==> flow/design.v <==
`timescale 1ns/1ps
module s_axil_register # (
    parameter   S_AXI_ADDR_WIDTH = 6,
                S_AXI_DATA_WIDTH = 32
)
(   
    input                                   ACLK    ,
    input                                   ARESET  ,
    input   [S_AXI_ADDR_WIDTH-1 : 0]        AWADDR  ,
    input                                   AWVALID ,
    output                                  AWREADY ,
    input   [S_AXI_DATA_WIDTH-1 : 0]        WDATA   ,
    input                                   WVALID  ,
    output                                  WREADY  ,
    input   [S_AXI_DATA_WIDTH/8-1 : 0]      WSTRB   ,
    output  [1 : 0]                         BRESP   ,
    output                                  BVALID  ,
    input                                   BREADY  ,
    input   [S_AXI_ADDR_WIDTH-1 : 0]        ARADDR  ,
    input                                   ARVALID ,
    output                                  ARREADY ,
    output  [S_AXI_DATA_WIDTH-1 : 0]        RDATA   ,
    output  [1 : 0]                         RRESP   ,
    output                                  RVALID  ,
    input                                   RREADY
);  
    localparam  ADDR_REG_0 = 'h00, ADDR_REG_8 = 'h20,
                ADDR_REG_1 = 'h04, ADDR_REG_9 = 'h24,
                ADDR_REG_2 = 'h08, ADDR_REG_A = 'h28,
                ADDR_REG_3 = 'h0C, ADDR_REG_B = 'h2C,
                ADDR_REG_4 = 'h10, ADDR_REG_C = 'h30,
                ADDR_REG_5 = 'h14, ADDR_REG_D = 'h34,
                ADDR_REG_6 = 'h18, ADDR_REG_E = 'h38,
                ADDR_REG_7 = 'h1C, ADDR_REG_F = 'h3C;
    reg     [S_AXI_DATA_WIDTH-1 : 0]    registers [0 : 15];
    localparam  ST_AW_IDLE = 2'd0,       
                ST_AW_PREP = 2'd1,       
                ST_AW_WAIT = 2'd2,       
                ST_AW_DONE = 2'd3;       
    reg     [1 : 0]                     aw_state, aw_next;   
    reg     [S_AXI_ADDR_WIDTH-1 : 0]    aw_reg;              
    wire                                aw_hs;               
    reg                                 aw_hs_flag;          
    wire                                aw_w_hs_flag;        
    always @ (posedge ACLK) begin
        if (ARESET)     aw_state <= ST_AW_IDLE;
        else            aw_state <= aw_next;
    end
    always @ (*) begin
        aw_next = aw_state;
        case (aw_state)
            ST_AW_IDLE : if (AWVALID)       aw_next = ST_AW_PREP; 
                         else               aw_next = ST_AW_IDLE;
            ST_AW_PREP :                    aw_next = ST_AW_WAIT;
            ST_AW_WAIT : if (aw_w_hs_flag)  aw_next = ST_AW_DONE;
                         else               aw_next = ST_AW_WAIT;
            ST_AW_DONE :                    aw_next = ST_AW_IDLE;
            default    :                    aw_next = ST_AW_IDLE;
        endcase
    end
    assign aw_hs   = (AWVALID & AWREADY);        
    assign AWREADY = (aw_state == ST_AW_IDLE);   
    always @ (posedge ACLK) begin
        if      (ARESET)        aw_reg <= 'h0;
        else if (aw_hs)         aw_reg <= AWADDR;
    end
    always @ (posedge ACLK) begin
        if      (ARESET)                    aw_hs_flag <= 1'b0;
        else if (aw_hs)                     aw_hs_flag <= 1'b1;
        else if (aw_state == ST_AW_DONE)    aw_hs_flag <= 1'b0;
    end
    localparam  ST_W_IDLE = 3'd0,    
                ST_W_PREP = 3'd1,    
                ST_W_WAIT = 3'd2,    
                ST_W_RESP = 3'd3,    
                ST_W_DONE = 3'd4;    
    reg     [2 : 0]                     w_state, w_next;     
    reg     [S_AXI_DATA_WIDTH-1 : 0]    w_reg;               
    wire    [S_AXI_DATA_WIDTH-1 : 0]    w_mask;              
    reg     [S_AXI_DATA_WIDTH-1 : 0]    w_mask_reg;          
    wire                                w_hs;                
    reg                                 w_hs_flag;           
    always @ (posedge ACLK) begin
        if (ARESET)     w_state <= ST_W_IDLE;
        else            w_state <= w_next;
    end
    always @ (*) begin
        w_next = w_state;
        case (w_state)
            ST_W_IDLE : if (WVALID)         w_next = ST_W_PREP;
                        else                w_next = ST_W_IDLE;
            ST_W_PREP :                     w_next = ST_W_WAIT;
            ST_W_WAIT : if (aw_w_hs_flag)   w_next = ST_W_RESP;
                        else                w_next = ST_W_WAIT;
            ST_W_RESP : if (BREADY)         w_next = ST_W_DONE;
                        else                w_next = ST_W_RESP;
            ST_W_DONE :                     w_next = ST_W_IDLE;
            default   :                     w_next = ST_W_IDLE;
        endcase
    end
    assign w_hs   = (WVALID & WREADY);               
    assign WREADY = (w_state == ST_W_IDLE);          
    assign BVALID = (w_state == ST_W_RESP);          
    assign BRESP  = 2'b00;                           
    assign aw_w_hs_flag = aw_hs_flag & w_hs_flag;    
    assign w_mask  = { {8{WSTRB[3]}}, {8{WSTRB[2]}}, {8{WSTRB[1]}}, {8{WSTRB[0]}} };     
    always @ (posedge ACLK) begin
        if      (ARESET)                w_reg <= 'h0;
        else if (w_hs)                  w_reg <= (WDATA & w_mask);
    end
    always @ (posedge ACLK) begin
        if      (ARESET)                w_mask_reg <= 'h0;
        else if (w_hs)                  w_mask_reg <= w_mask;
    end
    always @ (posedge ACLK) begin
        if      (ARESET)                w_hs_flag <= 1'b0;
        else if (w_hs)                  w_hs_flag <= 1'b1;
        else if (w_state == ST_W_RESP)  w_hs_flag <= 1'b0;
    end
    integer i;
    always @ (posedge ACLK) begin
        if (ARESET) begin
            for (i = 0; i < 16; i = i + 1) registers[i] <= 'h0;
        end
        else if (aw_w_hs_flag) begin
            case (aw_reg)
                ADDR_REG_0 : registers[0]  <= w_reg | (registers[0]  & ~w_mask_reg);
                ADDR_REG_1 : registers[1]  <= w_reg | (registers[1]  & ~w_mask_reg);
                ADDR_REG_2 : registers[2]  <= w_reg | (registers[2]  & ~w_mask_reg);
                ADDR_REG_3 : registers[3]  <= w_reg | (registers[3]  & ~w_mask_reg);
                ADDR_REG_4 : registers[4]  <= w_reg | (registers[4]  & ~w_mask_reg);
                ADDR_REG_5 : registers[5]  <= w_reg | (registers[5]  & ~w_mask_reg);
                ADDR_REG_6 : registers[6]  <= w_reg | (registers[6]  & ~w_mask_reg);
                ADDR_REG_7 : registers[7]  <= w_reg | (registers[7]  & ~w_mask_reg);
                ADDR_REG_8 : registers[8]  <= w_reg | (registers[8]  & ~w_mask_reg);
                ADDR_REG_9 : registers[9]  <= w_reg | (registers[9]  & ~w_mask_reg);
                ADDR_REG_A : registers[10] <= w_reg | (registers[10] & ~w_mask_reg);
                ADDR_REG_B : registers[11] <= w_reg | (registers[11] & ~w_mask_reg);
                ADDR_REG_C : registers[12] <= w_reg | (registers[12] & ~w_mask_reg);
                ADDR_REG_D : registers[13] <= w_reg | (registers[13] & ~w_mask_reg);
                ADDR_REG_E : registers[14] <= w_reg | (registers[14] & ~w_mask_reg);
                ADDR_REG_F : registers[15] <= w_reg | (registers[15] & ~w_mask_reg);
            endcase
        end
    end
    localparam  ST_R_IDLE = 2'd0,    
                ST_R_PREP = 2'd1,    
                ST_R_DATA = 2'd2,    
                ST_R_DONE = 2'd3;    
    reg     [1 : 0]                     r_state, r_next;     
    reg     [S_AXI_ADDR_WIDTH-1 : 0]    ar_reg;              
    wire                                ar_hs;               
    reg     [S_AXI_DATA_WIDTH-1 : 0]    r_reg;               
    always @ (posedge ACLK) begin
        if (ARESET)     r_state <= ST_R_IDLE;
        else            r_state <= r_next;
    end
    always @ (*) begin
        r_next = r_state;
        case (r_state)
            ST_R_IDLE : if (ARVALID)    r_next = ST_R_PREP;
                        else            r_next = ST_R_IDLE;
            ST_R_PREP :                 r_next = ST_R_DATA;
            ST_R_DATA : if (RREADY)     r_next = ST_R_DONE;
                        else            r_next = ST_R_DATA;
            ST_R_DONE :                 r_next = ST_R_IDLE;
            default   :                 r_next = ST_R_IDLE;
        endcase
    end
    assign ar_hs   = (ARREADY & ARVALID);        
    assign ARREADY = (r_state == ST_R_IDLE);     
    assign RVALID  = (r_state == ST_R_DATA);     
    assign RRESP   = 2'b00;                      
    assign RDATA   = r_reg;                      
    always @ (posedge ACLK) begin
        if      (ARESET)    ar_reg <= 'h0;
        else if (ar_hs)     ar_reg <= ARADDR;
    end
    always @ (posedge ACLK) begin
        if (ARESET) 
            r_reg <= 'h0;
        else begin
            case (ar_reg)
                ADDR_REG_0 : r_reg <= registers[0];
                ADDR_REG_1 : r_reg <= registers[1];
                ADDR_REG_2 : r_reg <= registers[2];
                ADDR_REG_3 : r_reg <= registers[3];
                ADDR_REG_4 : r_reg <= registers[4];
                ADDR_REG_5 : r_reg <= registers[5];
                ADDR_REG_6 : r_reg <= registers[6];
                ADDR_REG_7 : r_reg <= registers[7];
                ADDR_REG_8 : r_reg <= registers[8];
                ADDR_REG_9 : r_reg <= registers[9];
                ADDR_REG_A : r_reg <= registers[10];
                ADDR_REG_B : r_reg <= registers[11];
                ADDR_REG_C : r_reg <= registers[12];
                ADDR_REG_D : r_reg <= registers[13];
                ADDR_REG_E : r_reg <= registers[14];
                ADDR_REG_F : r_reg <= registers[15];
            endcase
        end
    end
endmodule
## From RTL to reports: s_axil_register

What the tools print for s_axil_register, step after step.
Lines are those of the file above, counted from 1.
Operators: Yosys type, input widths -> output width; for muxes data width and select width s.
Not given: n/a

- Design top: s_axil_register
- Clock input: ACLK
- Cell library: sky130hd
- Corner: tt_025C_1v80

## After elaboration

Source: Yosys, flattened and elaborated. Widths are those after wreduce. Registers that Yosys merges into a memory's read port (data or address) are not register bits. Print and check cells do not count.

- Bits in registers: 622
- Bits in latches: 0
- RAM bits: 0
- Memory bits (read-only): 0
- Clocked read ports x word width: 0
- Memories: 0
- Input bits: 55
- Output and inout port bits: 41
- Cells after elaboration: 142

- Add/sub/neg operators: 0
- Multiply operators: 0
- Divide/modulo/power cells: 0
- Order comparisons: 0
- Equal/unequal tests: 39
- Shifts and indexed selects: 0
- Muxes and demuxes: 15
- Bitwise gates (word level): 38
- Reduce/logical cells: 24

Operator list:

| kind | number |
|---|---|
| $and 32x32->32 | 17 |
| $or 32x32->32 | 16 |
| $pmux 32 s16 | 1 |
| $eq 6x6->1 const B | 16 |
| $eq 6x5->1 const B | 8 |
| $reduce_and 2->1 | 16 |
| $not 32->32 | 1 |
| $eq 6x4->1 const B | 4 |
| $reduce_bool 16->1 | 1 |
| $pmux 2 s4 | 2 |
| $eq 6x3->1 const B | 2 |
| $logic_not 6->1 | 2 |
| $pmux 3 s4 | 1 |
| $mux 1 | 10 |
| $eq 2x2->1 const B | 4 |
| $eq 3x2->1 const B | 2 |
| $and 1x1->1 | 4 |
| $eq 2x1->1 const B | 2 |
| $logic_not 2->1 | 2 |
| $reduce_bool 2->1 | 2 |
| $eq 3x1->1 const B | 1 |
| $logic_not 3->1 | 1 |
| $mux 3 | 1 |

## Longest topological paths

Yosys ltp: most cells in a row. Word level: on the elaborated netlist, between registers, memories and ports. Mapped: between sequential cells and ports; inverters and the memories' decode and read muxes count.

- Word-level depth: 3
- ABC_AREA: 0
- Gate-level depth with buffers: 8
- Mapped depth without buffers: 5

## Netlist

Yosys stat after the flow's synthesis: flattened, memories mapped to cells. It holds for the ABC_AREA given above (unset counts as 0); a run with the other value may have another netlist.
Totals and module areas in this step are rounded.

Cells by type:

| cell type | number | total area (sq um) |
|---|---|---|
| sky130_fd_sc_hd__dfxtp_1 | 607 | 1.22E+04 |
| sky130_fd_sc_hd__a22oi_1 | 580 | 4.35E+03 |
| sky130_fd_sc_hd__nor2_1 | 562 | 2.11E+03 |
| sky130_fd_sc_hd__clkbuf_1 | 209 | 784.502 |
| sky130_fd_sc_hd__mux4_2 | 27 | 608.083 |
| sky130_fd_sc_hd__nand2_1 | 151 | 566.794 |
| sky130_fd_sc_hd__mux2i_1 | 45 | 450.432 |
| sky130_fd_sc_hd__a21oi_1 | 74 | 370.355 |
| sky130_fd_sc_hd__nand3_1 | 68 | 340.326 |
| sky130_fd_sc_hd__buf_2 | 45 | 225.216 |
| sky130_fd_sc_hd__a221oi_1 | 18 | 157.651 |
| sky130_fd_sc_hd__and3_1 | 21 | 131.376 |
| sky130_fd_sc_hd__nor3_1 | 22 | 110.106 |
| sky130_fd_sc_hd__mux2_2 | 9 | 101.347 |
| sky130_fd_sc_hd__a22o_1 | 11 | 96.342 |
| sky130_fd_sc_hd__a222oi_1 | 9 | 90.086 |
| sky130_fd_sc_hd__o21ai_0 | 18 | 90.086 |
| sky130_fd_sc_hd__buf_4 | 11 | 82.579 |

Other cell types: 46; their cells: 167.

- Standard cells after synthesis: 2654
- Mapped area: 24100 sq um
- Sequential area: 12200 sq um
- Flip-flop cells: 607
- Buffer cells: 272

## Worst setup path after synthesis

Path of least setup slack by OpenSTA after synthesis, without wires, with an ideal clock, recovery checks aside; 20% of the period is set as input and as output delay. Where synthesis merged equal registers, the netlist keeps one of their names.

- Kind: flip-flop to flip-flop
- From: register ar_reg[5]
- To: register r_reg[23]
- Clock period: 3.5 ns
- Library setup time: 0.088 ns
- Launch time at the first pin: 0.000 ns
- Arrival time: 1.914 ns
- Data required time: 3.412 ns
- Slack: 1.497 ns
- Delay of the path: 2.002 ns
- Stages on the path: 9
- Path buffers: 3
- Synthesis period reached: 2.003 ns

"delay of the path" = arrival - input delay + setup time.
"stages on the path" counts driving pins, that of a launching flip-flop among them; a cell with two outputs on the path counts twice.
"synthesis period reached" = period - worst setup slack (recovery checks aside). The figure is calculated, with input and output delays left at 20% of the set period.
Between the ends stands the longest chain of elaborated cells between them, by number of cells; it is not shown to be the way that was timed. Of several equally long chains one is given.
A line is the first line of the expression or statement that the cell stems from. Yosys adds cells for indexed reads and writes and turns some case tables into memories.
At most two assigning lines are given for a register; there are more.

- Cells stage by stage: sky130_fd_sc_hd__dfxtp_1 -> sky130_fd_sc_hd__buf_6 -> sky130_fd_sc_hd__or4b_1 -> sky130_fd_sc_hd__buf_4 -> sky130_fd_sc_hd__nor3_4 -> sky130_fd_sc_hd__buf_6 -> sky130_fd_sc_hd__a22oi_1 -> sky130_fd_sc_hd__and3_1 -> sky130_fd_sc_hd__a311oi_2
- Length of the longest elaborated chain: 2
- Elaborated cells on any way between the ends: 18
- Source lines of those cells: 1
- Classes of those cells: 15 x eq/ne; 1 x mux; 2 x reduce/logical

Ends and longest elaborated chain, after synthesis:

| what | RTL line | RTL |
|---|---|---|
| start, declared | 151 | `reg     [S_AXI_ADDR_WIDTH-1 : 0]    ar_reg;` |
| start, assigned | 176 | `if      (ARESET)    ar_reg <= 'h0;` |
| start, assigned | 177 | `else if (ar_hs)     ar_reg <= ARADDR;` |
| $eq 6x6->1 | 183 | `case (ar_reg)` |
| $pmux 32 s16 | 183 |  |
| end, assigned | 184 | `ADDR_REG_0 : r_reg <= registers[0];` |
| end, assigned | 185 | `ADDR_REG_1 : r_reg <= registers[1];` |
| end, declared | 153 | `reg     [S_AXI_DATA_WIDTH-1 : 0]    r_reg;` |

## Path in the finished layout

Path of least setup slack in the final report of run 1 (OpenROAD, finished layout, wires in). Where an end is a register, its clock arrival counts in the times.

- Kind: flip-flop to flip-flop
- From: register ar_reg[0]
- To: register r_reg[15]
- Clock period: 3.24 ns
- Library setup time: 0.10 ns
- Launch time at the first pin: 0.62 ns
- Arrival time: 3.29 ns
- Data required time: 3.75 ns
- Slack: 0.46 ns
- Stages on the path: 6
- Path buffers: 0

Between the ends stands the longest chain of elaborated cells between them, by number of cells; it is not shown to be the way that was timed. Of several equally long chains one is given.
At most two assigning lines are given for a register; there are more.

- Cells stage by stage: sky130_fd_sc_hd__dfxtp_1 -> sky130_fd_sc_hd__or4b_1 -> sky130_fd_sc_hd__nor2_4 -> sky130_fd_sc_hd__a22oi_1 -> sky130_fd_sc_hd__and4_1 -> sky130_fd_sc_hd__a311oi_1
- Length of the longest elaborated chain: 2
- Elaborated cells on any way between the ends: 18
- Source lines of those cells: 1
- Classes of those cells: 15 x eq/ne; 1 x mux; 2 x reduce/logical

Ends and longest elaborated chain, post-layout:

| what | RTL line | RTL |
|---|---|---|
| start, declared | 151 | `reg     [S_AXI_ADDR_WIDTH-1 : 0]    ar_reg;` |
| start, assigned | 176 | `if      (ARESET)    ar_reg <= 'h0;` |
| start, assigned | 177 | `else if (ar_hs)     ar_reg <= ARADDR;` |
| $eq 6x6->1 | 183 | `case (ar_reg)` |
| $pmux 32 s16 | 183 |  |
| end, assigned | 184 | `ADDR_REG_0 : r_reg <= registers[0];` |
| end, assigned | 185 | `ADDR_REG_1 : r_reg <= registers[1];` |
| end, declared | 153 | `reg     [S_AXI_DATA_WIDTH-1 : 0]    r_reg;` |

Data sheet: physical implementation of s_axil_register

Stored flow runs of s_axil_register (3 of them; Yosys, OpenROAD, sky130hd). They differ in their settings and are not a sequence. Constraints: input delay and output delay 20% of the set period each, output load 0.01 pF.
"reached clock period": clock period set for the run, less the worst setup slack. It is reckoned from that one timing run; input and output delays stay at 20% of the period that was set.
By "time of the worst setup path" is meant the share of the clock period that the worst setup path is allowed (20% is reserved at inputs, 20% at outputs), minus its slack. Clock arrival times at its registers enter into it.
"total power after layout": no workload was simulated; the value follows from the tool's default switching activity.
Values from the reports are rounded here.

### Run 1

==> flow/run.sh <==
#!/bin/bash
# the make line also repeats the synthesis and layout settings of config.mk as NAME=value (left out here)
make -C /OpenROAD-flow-scripts/flow DESIGN_CONFIG=/design/flow/config.mk WORK_HOME=/design/flow/orfs CLKGATE_MAP_FILE= finish
==> flow/config.mk <==
export PLATFORM = sky130hd
export DESIGN_NAME = s_axil_register
export DESIGN_NICKNAME = s_axil_register
export VERILOG_FILES = /design/flow/design.v
export SDC_FILE = /design/flow/constraint.sdc
export NUM_CORES = 4
export LEC_CHECK = 0
export CAP_MARGIN = 20
export CORE_MARGIN = 2
export CORE_UTILIZATION = 40
export PLACE_DENSITY = 0.6
export SLEW_MARGIN = 20
==> flow/constraint.sdc <==
create_clock -name core_clock -period 3.24 [get_ports {ACLK}]
set_input_delay 0.6480 -clock core_clock [delete_from_list [all_inputs] [get_ports {ACLK}]]
set_output_delay 0.6480 -clock core_clock [all_outputs]
set_load 0.01 [all_outputs]

Results of run 1:
- Worst-case hold slack: 0.390 ns
- Sum of negative setup slack: 0.000 ns
- Post-synthesis cell area: 24100 sq um
- Reached clock period: 2.779 ns
- Die outline area: 62300 sq um
- Total power after layout: 16200 µW
- Utilization of the finished layout: 0.468
- Lowest setup slack: 0.461 ns
- Time of the worst setup path: 2.78 ns
- Critical path type: flip-flop to flip-flop
- Standard-cell area after layout: 28100 sq um

### Run 2

==> flow/run.sh <==
#!/bin/bash
# the make line also repeats the synthesis and layout settings of config.mk as NAME=value (left out here)
make -C /OpenROAD-flow-scripts/flow DESIGN_CONFIG=/design/flow/config.mk WORK_HOME=/design/flow/orfs CLKGATE_MAP_FILE= finish
==> flow/config.mk <==
export PLATFORM = sky130hd
export DESIGN_NAME = s_axil_register
export DESIGN_NICKNAME = s_axil_register
export VERILOG_FILES = /design/flow/design.v
export SDC_FILE = /design/flow/constraint.sdc
export NUM_CORES = 4
export LEC_CHECK = 0
export CAP_MARGIN = 20
export CELL_PAD_IN_SITES_DETAIL_PLACEMENT = 1
export CELL_PAD_IN_SITES_GLOBAL_PLACEMENT = 3
export CORE_MARGIN = 2
export CORE_UTILIZATION = 15
export GPL_ROUTABILITY_DRIVEN = 0
export MAX_ROUTING_LAYER = met4
export PLACE_DENSITY_LB_ADDON = 0.09
export SETUP_SLACK_MARGIN = 1.16
export SLEW_MARGIN = 30
==> flow/constraint.sdc <==
create_clock -name core_clock -period 5.0 [get_ports {ACLK}]
set_input_delay 1.0000 -clock core_clock [delete_from_list [all_inputs] [get_ports {ACLK}]]
set_output_delay 1.0000 -clock core_clock [all_outputs]
set_load 0.01 [all_outputs]

Results of run 2:
- Worst-case hold slack: 0.425 ns
- Sum of negative setup slack: 0.000 ns
- Post-synthesis cell area: 24100 sq um
- Reached clock period: 3.459 ns
- Die outline area: 164000 sq um
- Total power after layout: 11700 µW
- Utilization of the finished layout: 0.189
- Lowest setup slack: 1.54 ns
- Time of the worst setup path: 3.46 ns
- Critical path type: flip-flop to flip-flop
- Standard-cell area after layout: 30200 sq um

### Run 3

==> flow/run.sh <==
#!/bin/bash
# the make line also repeats the synthesis and layout settings of config.mk as NAME=value (left out here)
make -C /OpenROAD-flow-scripts/flow DESIGN_CONFIG=/design/flow/config.mk WORK_HOME=/design/flow/orfs CLKGATE_MAP_FILE= finish
==> flow/config.mk <==
export PLATFORM = sky130hd
export DESIGN_NAME = s_axil_register
export DESIGN_NICKNAME = s_axil_register
export VERILOG_FILES = /design/flow/design.v
export SDC_FILE = /design/flow/constraint.sdc
export NUM_CORES = 4
export LEC_CHECK = 0
export ABC_AREA = 1
export CAP_MARGIN = 20
export CELL_PAD_IN_SITES_GLOBAL_PLACEMENT = 1
export CORE_ASPECT_RATIO = 0.53
export CORE_MARGIN = 2
export CORE_UTILIZATION = 40
export CTS_CLUSTER_DIAMETER = 310
export MAX_ROUTING_LAYER = met4
export MIN_ROUTING_LAYER = met2
export PLACE_DENSITY_LB_ADDON = 0.02
export SETUP_SLACK_MARGIN = 0.15
export SLEW_MARGIN = 20
export TNS_END_PERCENT = 15
==> flow/constraint.sdc <==
create_clock -name core_clock -period 3.5 [get_ports {ACLK}]
set_input_delay 0.7000 -clock core_clock [delete_from_list [all_inputs] [get_ports {ACLK}]]
set_output_delay 0.7000 -clock core_clock [all_outputs]
set_load 0.01 [all_outputs]

Results of run 3:
- Worst-case hold slack: 0.373 ns
- Sum of negative setup slack: 0.000 ns
- Post-synthesis cell area: 26300 sq um
- Reached clock period: 2.973 ns
- Die outline area: 67900 sq um
- Total power after layout: 14800 µW
- Utilization of the finished layout: 0.466
- Lowest setup slack: 0.527 ns
- Time of the worst setup path: 2.97 ns
- Critical path type: flip-flop to flip-flop
- Standard-cell area after layout: 30300 sq um
